==> flow/design.v <==
module regfile(clock,raddr1,rout1,raddr2,rout2,wen,waddr,win);
    input clock;    
    input wen; 
    input [15:0] win;
    input [2:0] raddr1,raddr2;
    input [2:0] waddr;
    output [15:0] rout1,rout2;
    reg [15:0] ram[7:0];
    assign rout1 = ram[raddr1];
    assign rout2 = ram[raddr2];
    always @(posedge clock) 
    begin
        ram[0]<=16'b0;
        if (wen) 
        begin
            if(waddr!=0) ram[waddr]<= win;
        end
    end
endmodule
module fetch_module(clock,reset,brbus,inst,imem_addr,imem_data);
    input clock;
    input reset;
    input [17:0]brbus;
    output [11:0]imem_addr;  
    input [15:0]imem_data;   
    output [15:0]inst;  
    reg [15:0]inst;
    reg [15:0] pc;
    wire brbus_valid;  
    wire brbus_taken;  
    wire [15:0]brbus_offset;
    assign brbus_valid=brbus[17];
    assign brbus_taken=brbus[16];
    assign brbus_offset=brbus[15:0];
    wire [15:0]rom_out;
    assign imem_addr=pc[12:1];
    assign rom_out=imem_data;
    reg rom_en;
    always @(posedge clock) begin
        if(reset==1) begin
            rom_en<=0;
        end
        else begin
            rom_en<=1;
        end
    end
    always @(posedge clock) begin
        if(reset==1) begin
            pc<=0;
        end
        else if(brbus_taken==1) begin
            pc<=pc+brbus_offset;
        end
        else if(brbus_valid==1) begin
            pc<=pc+2;
        end
    end
    always @(posedge clock) begin
        if(reset==1) begin
            inst<=0;
        end
        else begin
            inst<=(rom_en==1)? rom_out:16'h0000;
        end
    end
endmodule  
module decode_module(clock,reset,inst,ex_dest,mem_dest,wb_dest,wbbus,brbus,idbus);
    input clock;
    input reset;
    input [15:0]inst;
    input [2:0] ex_dest,mem_dest,wb_dest;
    input [19:0]wbbus;
    output [55:0]idbus;
    reg [55:0] idbus;
    output [17:0]brbus;
    wire wbbus_valid;
    wire [2:0]wbbus_dest;
    wire [15:0]wbbus_value;
    reg idbus_valid;
    wire [3:0]idbus_op;
    wire [2:0]idbus_dest;
    wire [15:0]idbus_value1;
    wire [15:0]idbus_value2;
    wire [15:0]idbus_stvalue;
    reg brbus_valid;
    reg brbus_taken;
    reg [15:0]brbus_offset;
    assign wbbus_valid=wbbus[19];
    assign wbbus_dest=wbbus[18:16];
    assign wbbus_value=wbbus[15:0];
    reg [15:0] inst_save;
    reg inst_save_valid;
    always @(posedge clock) begin
        if(reset==1) begin
            inst_save<=0;
            inst_save_valid<=1'b0;
        end
        else begin
            if(brbus_valid==1) begin
                inst_save<=0;
                inst_save_valid<=1'b0;
            end
            else if(inst_save_valid==1'b0) begin
                inst_save<=inst;
                inst_save_valid<=1'b1;
            end
        end
    end
    reg [15:0] cur_inst;
    always @(*) begin
        if(inst_save_valid==0) begin
            cur_inst<=inst;
        end
        else begin
            cur_inst<=inst_save;
        end
    end
    reg [2:0]reg_rd_addr2;
    always @(*) begin
        if(cur_inst[15:12]==4'b1011) begin  
            reg_rd_addr2<=cur_inst[11:9];
        end
        else begin
            reg_rd_addr2<=cur_inst[5:3];
        end
    end
    regfile registers(.clock(clock),.raddr1(cur_inst[8:6]),.rout1(idbus_value1),.raddr2(reg_rd_addr2),
                .rout2(idbus_value2),.wen(wbbus_valid),.waddr(wbbus_dest),.win(wbbus_value));
    assign idbus_stvalue={{11{cur_inst[5]}},cur_inst[4:0]};
    assign idbus_op=cur_inst[15:12];
    assign idbus_dest=cur_inst[11:9];
    reg reset_over;
    always @(posedge clock) begin
        if(reset==1) begin
            reset_over<=0;
        end
        else begin
            reset_over<=1;
        end
    end
    always @(*) begin
        if(reset_over==1) begin
            brbus_valid<=1'b1;
        end
        else begin
            brbus_valid<=1'b0;
        end
        if((cur_inst[8:6]!=0)&&((cur_inst[8:6]==ex_dest)||(cur_inst[8:6]==mem_dest)||(cur_inst[8:6]==wb_dest))) begin
            brbus_valid<=1'b0;
        end
        if(cur_inst[15:14]!=4'b11) begin
            if((cur_inst[11:9]!=0)&&((cur_inst[11:9]==ex_dest)||(cur_inst[11:9]==mem_dest)||(cur_inst[11:9]==wb_dest))) begin
                brbus_valid<=1'b0;
            end
            if((cur_inst[15]==1'b0)||(cur_inst[15:12]==4'b1000)) begin
                if((cur_inst[5:3]!=0)&&((cur_inst[5:3]==ex_dest)||(cur_inst[5:3]==mem_dest)||(cur_inst[5:3]==wb_dest))) begin
                    brbus_valid<=1'b0;
                end
            end
        end
    end
    always @(*) begin
        brbus_taken<=1'b0;
        brbus_offset<=16'h0000;
        if(cur_inst[15:14]==2'b11) begin  
            if((cur_inst[8:6]==0)||((cur_inst[8:6]!=ex_dest)&&(cur_inst[8:6]!=mem_dest)&&(cur_inst[8:6]!=wb_dest))) begin
                case(cur_inst[10:9])
                    2'b00: begin  
                        if(idbus_value1==0) begin
                            brbus_taken<=1'b1;
                            brbus_offset<={{11{cur_inst[5]}},cur_inst[4:0]};
                        end
                    end
                    2'b01: begin  
                        if((idbus_value1[15]==0)&&(idbus_value1[14:0]!=0)) begin
                            brbus_taken<=1'b1;
                            brbus_offset<={{11{cur_inst[5]}},cur_inst[4:0]};
                        end
                    end
                    2'b10: begin  
                        if((idbus_value1[15]==1)||(idbus_value1==0)) begin
                            brbus_taken<=1'b1;
                            brbus_offset<={{11{cur_inst[5]}},cur_inst[4:0]};
                        end
                    end
                endcase
            end
        end
    end
    always @(posedge clock) begin
        if(reset==1) begin
            idbus_valid<=0;
        end
        else begin
            idbus_valid<=brbus_valid;
        end
    end
    assign brbus[17]=brbus_valid;
    assign brbus[16]=brbus_taken;
    assign brbus[15:0]=brbus_offset;
    always @(posedge clock) begin
        if(reset==1) begin
            idbus<=0;
        end
        else begin
            idbus[55]<=brbus_valid;
            idbus[54:51]<=idbus_op;
            idbus[50:48]<=idbus_dest;
            idbus[47:32]<=idbus_value1;
            idbus[31:16]<=idbus_value2;
            idbus[15:0]<=idbus_stvalue;
        end
    end
endmodule
module alu_module(clock,reset,idbus,exbus,ex_dest);
    input clock;
    input reset;
    input [55:0]idbus;
    output [39:0]exbus;
    reg [39:0]exbus;
    output [2:0]ex_dest;
    reg [2:0]ex_dest;
    wire idbus_valid;
    wire [3:0]idbus_op;
    wire [2:0]idbus_dest;
    wire [15:0]idbus_value1;
    wire [15:0]idbus_value2;
    wire [15:0]idbus_stvalue;
    reg exbus_valid;
    reg [3:0]exbus_op;
    reg [2:0]exbus_dest;
    reg [15:0]exbus_exresult;
    reg [15:0]exbus_stvalue;
    assign idbus_valid=idbus[55];
    assign idbus_op=idbus[54:51];
    assign idbus_dest=idbus[50:48];
    assign idbus_value1=idbus[47:32];
    assign idbus_value2=idbus[31:16];
    assign idbus_stvalue=idbus[15:0];
    always @(*) begin
        if(idbus_valid==1) begin
            ex_dest<=idbus_dest;
        end
        else begin
            ex_dest<=0;
        end
    end
    always @(*) begin
        exbus_valid<=0;
        exbus_op<=0;
        exbus_dest<=0;
        exbus_exresult<=16'h0000;
        exbus_stvalue<=16'h0000;
        if(idbus_valid==1'b1) begin
            exbus_valid<=1;
            exbus_op<=idbus_op;
            exbus_dest<=idbus_dest;
            case(idbus_op)
                4'b0001: begin  
                    exbus_exresult<=idbus_value1+idbus_value2;
                end
                4'b0010: begin  
                    exbus_exresult<=idbus_value1-idbus_value2;
                end
                4'b0011: begin  
                    exbus_exresult<=idbus_value1&idbus_value2;
                end
                4'b0100: begin  
                    exbus_exresult<=idbus_value1|idbus_value2;
                end
                4'b0101: begin  
                    exbus_exresult<=~idbus_value1;
                end
                4'b0110: begin  
                    exbus_exresult<=idbus_value1<<idbus_value2[3:0];
                end
                4'b0111: begin  
                    exbus_exresult<=(~(16'hffff>>idbus_value2[3:0]))|(idbus_value1>>idbus_value2[3:0]);
                end
                4'b1000: begin  
                    exbus_exresult<=idbus_value1>>idbus_value2[3:0];
                end
                4'b1001: begin  
                    exbus_exresult<=idbus_value1+idbus_stvalue;
                end
                4'b1010: begin  
                    exbus_exresult<=idbus_value1+idbus_stvalue;
                end
                4'b1011: begin  
                    exbus_exresult<=idbus_value1+idbus_stvalue;
                    exbus_stvalue<=idbus_value2;
                end
            endcase
        end
    end
    always @(posedge clock) begin
        if(reset==1) begin
            exbus<=0;
        end
        else begin
            exbus[39]<=exbus_valid;
            exbus[38:35]<=exbus_op;
            exbus[34:32]<=exbus_dest;
            exbus[31:16]<=exbus_exresult;
            exbus[15:0]<=exbus_stvalue;
        end
    end
endmodule 
module mem_module(clock,reset,exbus,membus,mem_dest,dmem_addr,dmem_we,dmem_wdata,dmem_rdata);
    input clock;
    input reset;
    output [11:0]dmem_addr;   
    output dmem_we;           
    output [15:0]dmem_wdata;  
    input [15:0]dmem_rdata;   
    input [39:0]exbus;
    output [39:0]membus;
    reg [39:0] membus;
    output [2:0]mem_dest;
    reg [2:0]mem_dest;
    wire exbus_valid;
    wire [3:0]exbus_op;
    wire [2:0]exbus_dest;
    wire [15:0]exbus_exresult;
    wire [15:0]exbus_stvalue;
    wire membus_valid;
    wire [3:0]membus_op;
    wire [2:0]membus_dest;
    wire [15:0]membus_exresult;
    wire [15:0]membus_memresult;
    assign exbus_valid=exbus[39];
    assign exbus_op=exbus[38:35];
    assign exbus_dest=exbus[34:32];
    assign exbus_exresult=exbus[31:16];
    assign exbus_stvalue=exbus[15:0];
    always @(*) begin
        if(exbus_valid==1) begin
            mem_dest<=exbus_dest;
        end
        else begin
            mem_dest<=0;
        end
end
    reg rd_wr;  
    always @(*) begin
        rd_wr<=0;
        if(exbus_op==4'b1011) begin  
            rd_wr<=1;
        end
    end
    assign membus_valid=exbus_valid;
    assign membus_op=exbus_op;
    assign membus_dest=exbus_dest;
    assign membus_exresult=exbus_exresult;
    assign dmem_addr=exbus_exresult[11:0];
    assign dmem_we=rd_wr;
    assign dmem_wdata=exbus_stvalue;
    assign membus_memresult=dmem_rdata;
    always @(posedge clock) begin
        if(reset==1) begin
            membus<=0;
        end
        else begin
            membus[39]<=membus_valid;
            membus[38:35]<=membus_op;
            membus[34:32]<=membus_dest;
            membus[31:16]<=membus_exresult;
            membus[15:0]<=membus_memresult;
        end
    end
endmodule 
module wb_module(clock,reset,membus,wbbus,wb_dest);
    input clock;
    input reset;
    input [39:0]membus;
    output [19:0]wbbus;
    reg [19:0]wbbus;
    output [2:0]wb_dest;
    reg [2:0]wb_dest;
    wire membus_valid;
    wire [3:0]membus_op;
    wire [2:0]membus_dest;
    wire [15:0]membus_exresult;
    wire [15:0]membus_memresult;
    reg wbbus_valid;
    reg [2:0]wbbus_dest;
    reg [15:0]wbbus_value;
    assign membus_valid=membus[39];
    assign membus_op=membus[38:35];
    assign membus_dest=membus[34:32];
    assign membus_exresult=membus[31:16];
    assign membus_memresult=membus[15:0];
    always @(*) begin
        if(membus_valid==1) begin
            wb_dest<=membus_dest;
        end
        else begin
            wb_dest<=0;
        end
    end
    always @(*) begin
        wbbus_valid<=0;
        wbbus_dest<=0;
        wbbus_value<=0;
        if(membus_valid==1) begin
            if((membus_op[3]==1'b0)||((membus_op[3:2]==2'b10)&&(membus_op[1:0]!=2'b11))) begin
                wbbus_valid<=1;
                wbbus_dest<=membus_dest;
                wbbus_value<=(membus_op[3:1]==3'b101)? membus_memresult:membus_exresult;
            end
        end
    end
    always @(*) begin
        wbbus[19]<=wbbus_valid;
        wbbus[18:16]<=wbbus_dest;
        wbbus[15:0]<=wbbus_value;
    end
endmodule
module cpu(clock,reset,imem_addr,imem_data,dmem_addr,dmem_we,dmem_wdata,dmem_rdata);
    input clock;
    input reset;
    output [11:0]imem_addr;
    input [15:0]imem_data;
    output [11:0]dmem_addr;
    output dmem_we;
    output [15:0]dmem_wdata;
    input [15:0]dmem_rdata;
    wire [17:0]brbus;
    wire [15:0]inst;
    wire [2:0] ex_dest,mem_dest,wb_dest;
    wire [19:0]wbbus;
    wire [55:0]idbus;
    wire [39:0]exbus;
    wire [39:0]membus;
    fetch_module fetch(.clock(clock),.reset(reset),.brbus(brbus),.inst(inst),.imem_addr(imem_addr),.imem_data(imem_data));
    decode_module decode(.clock(clock),.reset(reset),.inst(inst),.ex_dest(ex_dest),.mem_dest(mem_dest),
                        .wb_dest(wb_dest),.wbbus(wbbus),.brbus(brbus),.idbus(idbus));
    alu_module alu(.clock(clock),.reset(reset),.idbus(idbus),.exbus(exbus),.ex_dest(ex_dest));
    mem_module mem(.clock(clock),.reset(reset),.exbus(exbus),.membus(membus),.mem_dest(mem_dest),
                   .dmem_addr(dmem_addr),.dmem_we(dmem_we),.dmem_wdata(dmem_wdata),.dmem_rdata(dmem_rdata));
    wb_module wb(.clock(clock),.reset(reset),.membus(membus),.wbbus(wbbus),.wb_dest(wb_dest));
endmodule
From RTL to reports: cpu. Tool output for the design above, in the order of the flow. Lines are those of the file above, counted from 1. Cell names lack the library's common part. Not given: -

Top module: cpu. Clock port: clock. Library: sky130hd. Library corner: tt_025C_1v80.

Elaborated design. Source: Yosys, flattened and elaborated, memories not mapped. Widths are those after wreduce. Registers that Yosys merges into a memory's read port (data or address) are not register bits. Print and check cells do not count. Equal cells are merged and count once. Yosys's memory passes give these memory sizes; they may raise the number of words (mostly to a power of two), join words into wider ones and drop unused or constant bits.

The entry for word width x clocked read ports reads 16. Elaborated cells: 146. The figure for bits in registers is 160. Memory bits (writable): 128. The entry for memories reads 1.

Memories: decode.registers.ram (words 8, width 16, rd ports 2, write ports 2, line 8) `reg [15:0] ram[7:0];`.

The figure for bitwise logic cells is 11. The entry for muxes and demuxes reads 42. Eq/ne operators: 33. The entry for $add $sub $neg reads 5. The entry for shift operators reads 3. For reductions and logical operators the number is 31.

Operator list (number): 16-bit two-way mux (13); 16-bit case mux with 9-bit select (1); 16-bit adder (3); 16-bit case mux with 3-bit select (1); 16-bit OR (2); 16-bit inverter (2); 4-bit equality test with constant B (7); 3-bit equality test (9); 3-bit two-way mux (8); 1-bit two-way mux (18); 16-bit subtractor (1); 16-bit AND (1); 16-bit by 2-bit adder with 16-bit output with constant B (1); 16-bit by 4-bit left shift with 16-bit output (1); 16-bit by 4-bit right shift with 16-bit output (1); 16-bit by 4-bit right shift with 16-bit output with constant A (1); 16-bit logical NOT (1); 4-bit by 3-bit equality test with 1-bit output with constant B (4); 15-bit nonzero test (1); 3-bit nonzero test (4); 1-bit logical OR (10); 3-bit inequality test (3); 4-bit by 2-bit equality test with 1-bit output with constant B (2); 1-bit logical AND (7); 1-bit inverter (6); 2-bit equality test with constant B (3); 2-bit OR reduction (3); 3-bit OR reduction (2).

Not listed: further kinds 8, cells in them 9.

Logic depth. Depth = most cells in a row (Yosys ltp): at word level without a register or memory, in the mapped netlist without a sequential cell, where the memories' decode and read muxes count.

The entry for word-level depth reads 12. The entry for ABC_AREA reads 0. Under mapped depth stands 25. The figure for gate-level depth less buffers is 20.

Synthesis result. The flow's flattened synthesis, as Yosys stat reports it; memories are mapped. The netlist is that of the ABC_AREA named above (0 if unset); the other value can give another one.

Cells by type: dfxtp_1 (number 189, total area 3.78E+03 sq um); edfxtp_1 (number 112, total area 3.36E+03 sq um); mux4_2 (number 43, total area 968.429 sq um); mux2i_1 (number 80, total area 800.768 sq um); nor2_1 (number 196, total area 735.706 sq um); a21oi_1 (number 107, total area 535.514 sq um); o21ai_0 (number 95, total area 475.456 sq um); ha_1 (number 32, total area 400.384 sq um); nand2_1 (number 106, total area 397.882 sq um); buf_4 (number 44, total area 330.317 sq um); nor2b_1 (number 52, total area 325.312 sq um); xnor2_1 (number 35, total area 306.544 sq um); and2_1 (number 46, total area 287.776 sq um); clkbuf_1 (number 64, total area 240.23 sq um); o211ai_1 (number 24, total area 180.173 sq um); a221oi_1 (number 18, total area 157.651 sq um); a21o_1 (number 20, total area 150.144 sq um); nor3_1 (number 30, total area 150.144 sq um).

Other cell types: 58; their cells: 294.

The entry for standard cells after synthesis reads 1587. For mapped flip-flops the number is 301. Sequential part of the area: 7146.9 sq um. Under chip area (Yosys) stands 15745.1 sq um.

The figures by module come from a second, unflattened synthesis with its own total; it is not the netlist above.

Under cell total of the unflattened synthesis stands 1488. Under area (unflattened synthesis) stands 16712.3 sq um.

Rows give one instance, submodules left out.

Modules: regfile (area 5883.1 sq um, cells 255, sequential area 3683.5 sq um, times used 1); alu_module (area 4508.1 sq um, cells 600, sequential area 800.8 sq um, times used 1); decode_module (area 2786.4 sq um, cells 263, sequential area 1281.2 sq um, times used 1); fetch_module (area 1747.9 sq um, cells 188, sequential area 600.6 sq um, times used 1); mem_module (area 1395.1 sq um, cells 116, sequential area 800.8 sq um, times used 1); wb_module (area 391.6 sq um, cells 66, sequential area 0.0 sq um, times used 1); cpu (area 0.0 sq um, cells 0, sequential area 0.0 sq um, times used 1).

Timing after synthesis. Path of least setup slack by OpenSTA after synthesis, without wires, with an ideal clock, recovery checks aside; 20% of the period is set as input and as output delay. Where synthesis merged equal registers, the netlist keeps one of their names.

Path kind: register to register. From: register decode.inst_save_valid. To: register fetch.pc[12]. Under time at the first pin stands 0.000 ns. The entry for library setup time reads 0.073 ns. For clock period the number is 8.0 ns. The entry for path buffers reads 5. The figure for required time is 7.927 ns. For delay of the path the number is 5.158 ns. The figure for arrival time is 5.085 ns. Driving pins on the path: 26. The entry for path slack reads 2.842 ns. Under synthesis period reached stands 5.158 ns.

"delay of the path" is the arrival time less input delay plus setup time. "driving pins on the path": output pins that drive a net of the path, with the launching flip-flop's if there is one; two outputs of one cell count as two. "synthesis period reached" = period - worst setup slack (recovery checks aside). The figure is calculated, with input and output delays left at 20% of the set period. Between the ends stands the longest chain of elaborated cells between them, by number of cells; it is not shown to be the way that was timed. Of several equally long chains one is given. Each line given opens the expression or statement behind the cell; cells for indexed reads and writes are added by Yosys, which also makes memories of some case tables. A register here has more assigning lines than the two given.

Cell sequence: dfxtp_1 > buf_6 > mux2_4 > buf_4 > buf_2 > mux2i_1 > o22ai_1 > a21oi_1 > nand4_1 > nor4_2 > mux2i_1 > and2_1 > buf_2 > buf_6 > nor2_1 > ha_1 > fa_1 > a21oi_1 > o21ai_0 > and2_1 > o41ai_1 > o21ai_0 > o41ai_1 > xor2_1 > a211o_1 > o211ai_2. The figure for cells in the longest elaborated chain is 12. The entry for elaborated cells between the ends (all ways) reads 64. Those cells by class: add/sub: 1; eq/ne: 17; mux: 20; logic: 2; reduce/logical: 23; memory: 1.

Ends and longest elaborated chain, post-synthesis: from (decl) (line 92) `reg inst_save_valid;`; from (assign) (line 96) `inst_save_valid<=1'b0;`; from (assign) (line 101) `inst_save_valid<=1'b0;`; 16-bit two-way mux (line 111) `if(inst_save_valid==0) begin`; 3-bit equality test (line 148) `if((cur_inst[8:6]!=0)&&((cur_inst[8:6]==ex_dest)||(cur_inst[8:6]==mem_dest)||(cur_inst[8:6]==wb_dest))) begin`; 1-bit logical OR x2 (line 148); 1-bit logical AND (line 148); 1-bit two-way mux (line 148); 1-bit two-way mux (line 152) `if((cur_inst[11:9]!=0)&&((cur_inst[11:9]==ex_dest)||(cur_inst[11:9]==mem_dest)||(cur_inst[11:9]==wb_dest))) be ...`; 1-bit two-way mux (line 156) `if((cur_inst[5:3]!=0)&&((cur_inst[5:3]==ex_dest)||(cur_inst[5:3]==mem_dest)||(cur_inst[5:3]==wb_dest))) begin`; 1-bit two-way mux (line 155) `if((cur_inst[15]==1'b0)||(cur_inst[15:12]==4'b1000)) begin`; 1-bit two-way mux (line 151) `if(cur_inst[15:14]!=4'b11) begin`; 16-bit two-way mux (line 54) `else if(brbus_valid==1) begin`; 16-bit two-way mux (line 51) `else if(brbus_taken==1) begin`; to (assign) (line 52) `pc<=pc+brbus_offset;`; to (assign) (line 55) `pc<=pc+2;`; to (decl) (line 28) `reg [15:0] pc;`.

Worst path after layout. Path of least setup slack in the final report of flow run A (OpenROAD, finished layout, wires in). Where an end is a register, its clock arrival counts in the times.

Path kind: register to register. From: register decode.inst_save[6]. To: register fetch.pc[12]. Under time at the first pin stands 0.56 ns. The entry for path buffers reads 2. The figure for arrival time is 7.12 ns. Driving pins on the path: 22. The figure for required time is 7.73 ns. The entry for path slack reads 0.61 ns. The entry for library setup time reads 0.07 ns. For clock period the number is 7.23 ns.

Between the ends stands the longest chain of elaborated cells between them, by number of cells; it is not shown to be the way that was timed. Of several equally long chains one is given. A register here has more assigning lines than the two given.

Cell sequence: dfxtp_1 > mux2_4 > mux4_2 > mux2i_1 > nand4_1 > nor4_2 > mux2i_1 > buf_4 > and2_1 > buf_4 > nor2_1 > ha_1 > fa_1 > a21oi_1 > o21ai_0 > and2_1 > o41ai_1 > o21ai_0 > o41ai_1 > xor2_1 > a211o_1 > o211ai_2. The figure for cells in the longest elaborated chain is 12. The entry for elaborated cells between the ends (all ways) reads 42. Those cells by class: add/sub: 1; eq/ne: 6; mux: 20; logic: 1; reduce/logical: 13; memory: 1.

Ends and longest elaborated chain, post-layout: from (decl) (line 91) `reg [15:0] inst_save;`; from (assign) (line 95) `inst_save<=0;`; from (assign) (line 104) `inst_save<=inst;`; 16-bit two-way mux (line 111) `if(inst_save_valid==0) begin`; 3-bit equality test (line 148) `if((cur_inst[8:6]!=0)&&((cur_inst[8:6]==ex_dest)||(cur_inst[8:6]==mem_dest)||(cur_inst[8:6]==wb_dest))) begin`; 1-bit logical OR x2 (line 148); 1-bit logical AND (line 148); 1-bit two-way mux (line 148); 1-bit two-way mux (line 152) `if((cur_inst[11:9]!=0)&&((cur_inst[11:9]==ex_dest)||(cur_inst[11:9]==mem_dest)||(cur_inst[11:9]==wb_dest))) be ...`; 1-bit two-way mux (line 156) `if((cur_inst[5:3]!=0)&&((cur_inst[5:3]==ex_dest)||(cur_inst[5:3]==mem_dest)||(cur_inst[5:3]==wb_dest))) begin`; 1-bit two-way mux (line 155) `if((cur_inst[15]==1'b0)||(cur_inst[15:12]==4'b1000)) begin`; 1-bit two-way mux (line 151) `if(cur_inst[15:14]!=4'b11) begin`; 16-bit two-way mux (line 54) `else if(brbus_valid==1) begin`; 16-bit two-way mux (line 51) `else if(brbus_taken==1) begin`; to (assign) (line 52) `pc<=pc+brbus_offset;`; to (assign) (line 55) `pc<=pc+2;`; to (decl) (line 28) `reg [15:0] pc;`.

Subject: cpu on sky130hd, stored results

Hello all,

Measured results for cpu: 4 stored runs of the Yosys and OpenROAD flow on sky130hd. The settings differ; the order carries no meaning. The constraints put input and output delay at 20% of the set period each and load the outputs with 0.01 pF. "achieved clock period" is the run's clock period less its worst setup slack. It is reckoned from that one timing run; input and output delays stay at 20% of the period that was set. "allowed time less slack (worst setup path)": the worst setup path's part of the clock period (all of it between registers, 20% less for each end at a port) less its slack. A launch clock that arrives late makes it longer, a capture clock that arrives late makes it shorter. By "power consumption" is meant OpenSTA's value without simulated activity: inputs other than the clock are taken to toggle once in ten clock periods, and the tool carries that through the logic.

Files of flow run A:
==> flow/run.sh <==
#!/bin/bash
# the make line also repeats the synthesis and layout settings of config.mk as NAME=value (left out here)
make -C /OpenROAD-flow-scripts/flow DESIGN_CONFIG=/design/flow/config.mk WORK_HOME=/design/flow/orfs CLKGATE_MAP_FILE= finish
==> flow/config.mk <==
export PLATFORM = sky130hd
export DESIGN_NAME = cpu
export DESIGN_NICKNAME = cpu
export VERILOG_FILES = /design/flow/design.v
export SDC_FILE = /design/flow/constraint.sdc
export NUM_CORES = 4
export LEC_CHECK = 0
export ABC_AREA = 0
export CAP_MARGIN = 20
export CELL_PAD_IN_SITES_DETAIL_PLACEMENT = 0
export CORE_MARGIN = 2
export CORE_UTILIZATION = 63
export GPL_ROUTABILITY_DRIVEN = 1
export HOLD_SLACK_MARGIN = -0.04
export PLACE_DENSITY_LB_ADDON = 0.25
export SLEW_MARGIN = 15
export TNS_END_PERCENT = 40
==> flow/constraint.sdc <==
create_clock -name core_clock -period 7.23 [get_ports {clock}]
set_input_delay 1.4460 -clock core_clock [delete_from_list [all_inputs] [get_ports {clock}]]
set_output_delay 1.4460 -clock core_clock [all_outputs]
set_load 0.01 [all_outputs]

Results of flow run A. For the standard-cell area after layout the run shows 17558.1 sq um. The post-synthesis cell area comes to 15745.1 sq um. The achieved clock period is 6.618 ns. The measured setup TNS is 0.000 ns. For the power consumption the run shows 0.003999 W. The area of the die stands at 26273.2 sq um. The utilization after layout stands at 71.8%. For the worst setup slack after layout the run shows 0.612 ns. The allowed time less slack (worst setup path) is 6.62 ns. Worst setup path type: register to register. The lowest hold slack stands at 0.441 ns.

Files of flow run B:
==> flow/run.sh <==
#!/bin/bash
# the make line also repeats the synthesis and layout settings of config.mk as NAME=value (left out here)
make -C /OpenROAD-flow-scripts/flow DESIGN_CONFIG=/design/flow/config.mk WORK_HOME=/design/flow/orfs CLKGATE_MAP_FILE= finish
==> flow/config.mk <==
export PLATFORM = sky130hd
export DESIGN_NAME = cpu
export DESIGN_NICKNAME = cpu
export VERILOG_FILES = /design/flow/design.v
export SDC_FILE = /design/flow/constraint.sdc
export NUM_CORES = 4
export LEC_CHECK = 0
export CAP_MARGIN = 30
export CELL_PAD_IN_SITES_DETAIL_PLACEMENT = 0
export CORE_MARGIN = 2
export CORE_UTILIZATION = 27
export CTS_CLUSTER_DIAMETER = 245
export GPL_ROUTABILITY_DRIVEN = 1
export GPL_TIMING_DRIVEN = 1
export MIN_ROUTING_LAYER = met2
export PLACE_DENSITY = 0.58
export SETUP_SLACK_MARGIN = -0.26
export SLEW_MARGIN = 20
==> flow/constraint.sdc <==
create_clock -name core_clock -period 6.63 [get_ports {clock}]
set_input_delay 1.3260 -clock core_clock [delete_from_list [all_inputs] [get_ports {clock}]]
set_output_delay 1.3260 -clock core_clock [all_outputs]
set_load 0.01 [all_outputs]

Results of flow run B. For the standard-cell area after layout the run shows 18388.9 sq um. The post-synthesis cell area comes to 15745.1 sq um. The achieved clock period is 6.378 ns. The measured setup TNS is 0.000 ns. For the power consumption the run shows 0.004599 W. The area of the die stands at 60262.9 sq um. The utilization after layout stands at 31.9%. For the worst setup slack after layout the run shows 0.252 ns. The allowed time less slack (worst setup path) is 6.38 ns. Worst setup path type: register to register. The lowest hold slack stands at 0.453 ns.

Files of flow run C:
==> flow/run.sh <==
#!/bin/bash
# the make line also repeats the synthesis and layout settings of config.mk as NAME=value (left out here)
make -C /OpenROAD-flow-scripts/flow DESIGN_CONFIG=/design/flow/config.mk WORK_HOME=/design/flow/orfs CLKGATE_MAP_FILE= finish
==> flow/config.mk <==
export PLATFORM = sky130hd
export DESIGN_NAME = cpu
export DESIGN_NICKNAME = cpu
export VERILOG_FILES = /design/flow/design.v
export SDC_FILE = /design/flow/constraint.sdc
export NUM_CORES = 4
export LEC_CHECK = 0
export CAP_MARGIN = 20
export CORE_MARGIN = 2
export CORE_UTILIZATION = 40
export SETUP_SLACK_MARGIN = 0.64
export SLEW_MARGIN = 20
==> flow/constraint.sdc <==
create_clock -name core_clock -period 7.2 [get_ports {clock}]
set_input_delay 1.4400 -clock core_clock [delete_from_list [all_inputs] [get_ports {clock}]]
set_output_delay 1.4400 -clock core_clock [all_outputs]
set_load 0.01 [all_outputs]

Results of flow run C. For the standard-cell area after layout the run shows 17997.3 sq um. The post-synthesis cell area comes to 15745.1 sq um. The achieved clock period is 6.064 ns. The measured setup TNS is 0.000 ns. For the power consumption the run shows 0.004226 W. The area of the die stands at 40965.8 sq um. The utilization after layout stands at 46.5%. For the worst setup slack after layout the run shows 1.136 ns. The allowed time less slack (worst setup path) is 6.06 ns. Worst setup path type: register to register. The lowest hold slack stands at 0.453 ns.

Files of flow run D:
==> flow/run.sh <==
#!/bin/bash
# the make line also repeats the synthesis and layout settings of config.mk as NAME=value (left out here)
make -C /OpenROAD-flow-scripts/flow DESIGN_CONFIG=/design/flow/config.mk WORK_HOME=/design/flow/orfs CLKGATE_MAP_FILE= finish
==> flow/config.mk <==
export PLATFORM = sky130hd
export DESIGN_NAME = cpu
export DESIGN_NICKNAME = cpu
export VERILOG_FILES = /design/flow/design.v
export SDC_FILE = /design/flow/constraint.sdc
export NUM_CORES = 4
export LEC_CHECK = 0
export ABC_AREA = 0
export CAP_MARGIN = 0
export CELL_PAD_IN_SITES_DETAIL_PLACEMENT = 2
export CELL_PAD_IN_SITES_GLOBAL_PLACEMENT = 2
export CORE_ASPECT_RATIO = 0.68
export CORE_MARGIN = 2
export CORE_UTILIZATION = 39
export CTS_CLUSTER_DIAMETER = 122
export CTS_CLUSTER_SIZE = 61
export GPL_ROUTABILITY_DRIVEN = 0
export GPL_TIMING_DRIVEN = 1
export MAX_ROUTING_LAYER = met5
export MIN_ROUTING_LAYER = met2
export SETUP_SLACK_MARGIN = 1.98
export SLEW_MARGIN = 10
export TNS_END_PERCENT = 55
==> flow/constraint.sdc <==
create_clock -name core_clock -period 8.7 [get_ports {clock}]
set_input_delay 1.7400 -clock core_clock [delete_from_list [all_inputs] [get_ports {clock}]]
set_output_delay 1.7400 -clock core_clock [all_outputs]
set_load 0.01 [all_outputs]

Results of flow run D. For the standard-cell area after layout the run shows 17324.1 sq um. The post-synthesis cell area comes to 15745.1 sq um. The achieved clock period is 6.364 ns. The measured setup TNS is 0.000 ns. For the power consumption the run shows 0.00288 W. The area of the die stands at 42025.4 sq um. The utilization after layout stands at 43.6%. For the worst setup slack after layout the run shows 2.336 ns. The allowed time less slack (worst setup path) is 6.36 ns. Worst setup path type: register to register. The lowest hold slack stands at 0.366 ns.

Thanks
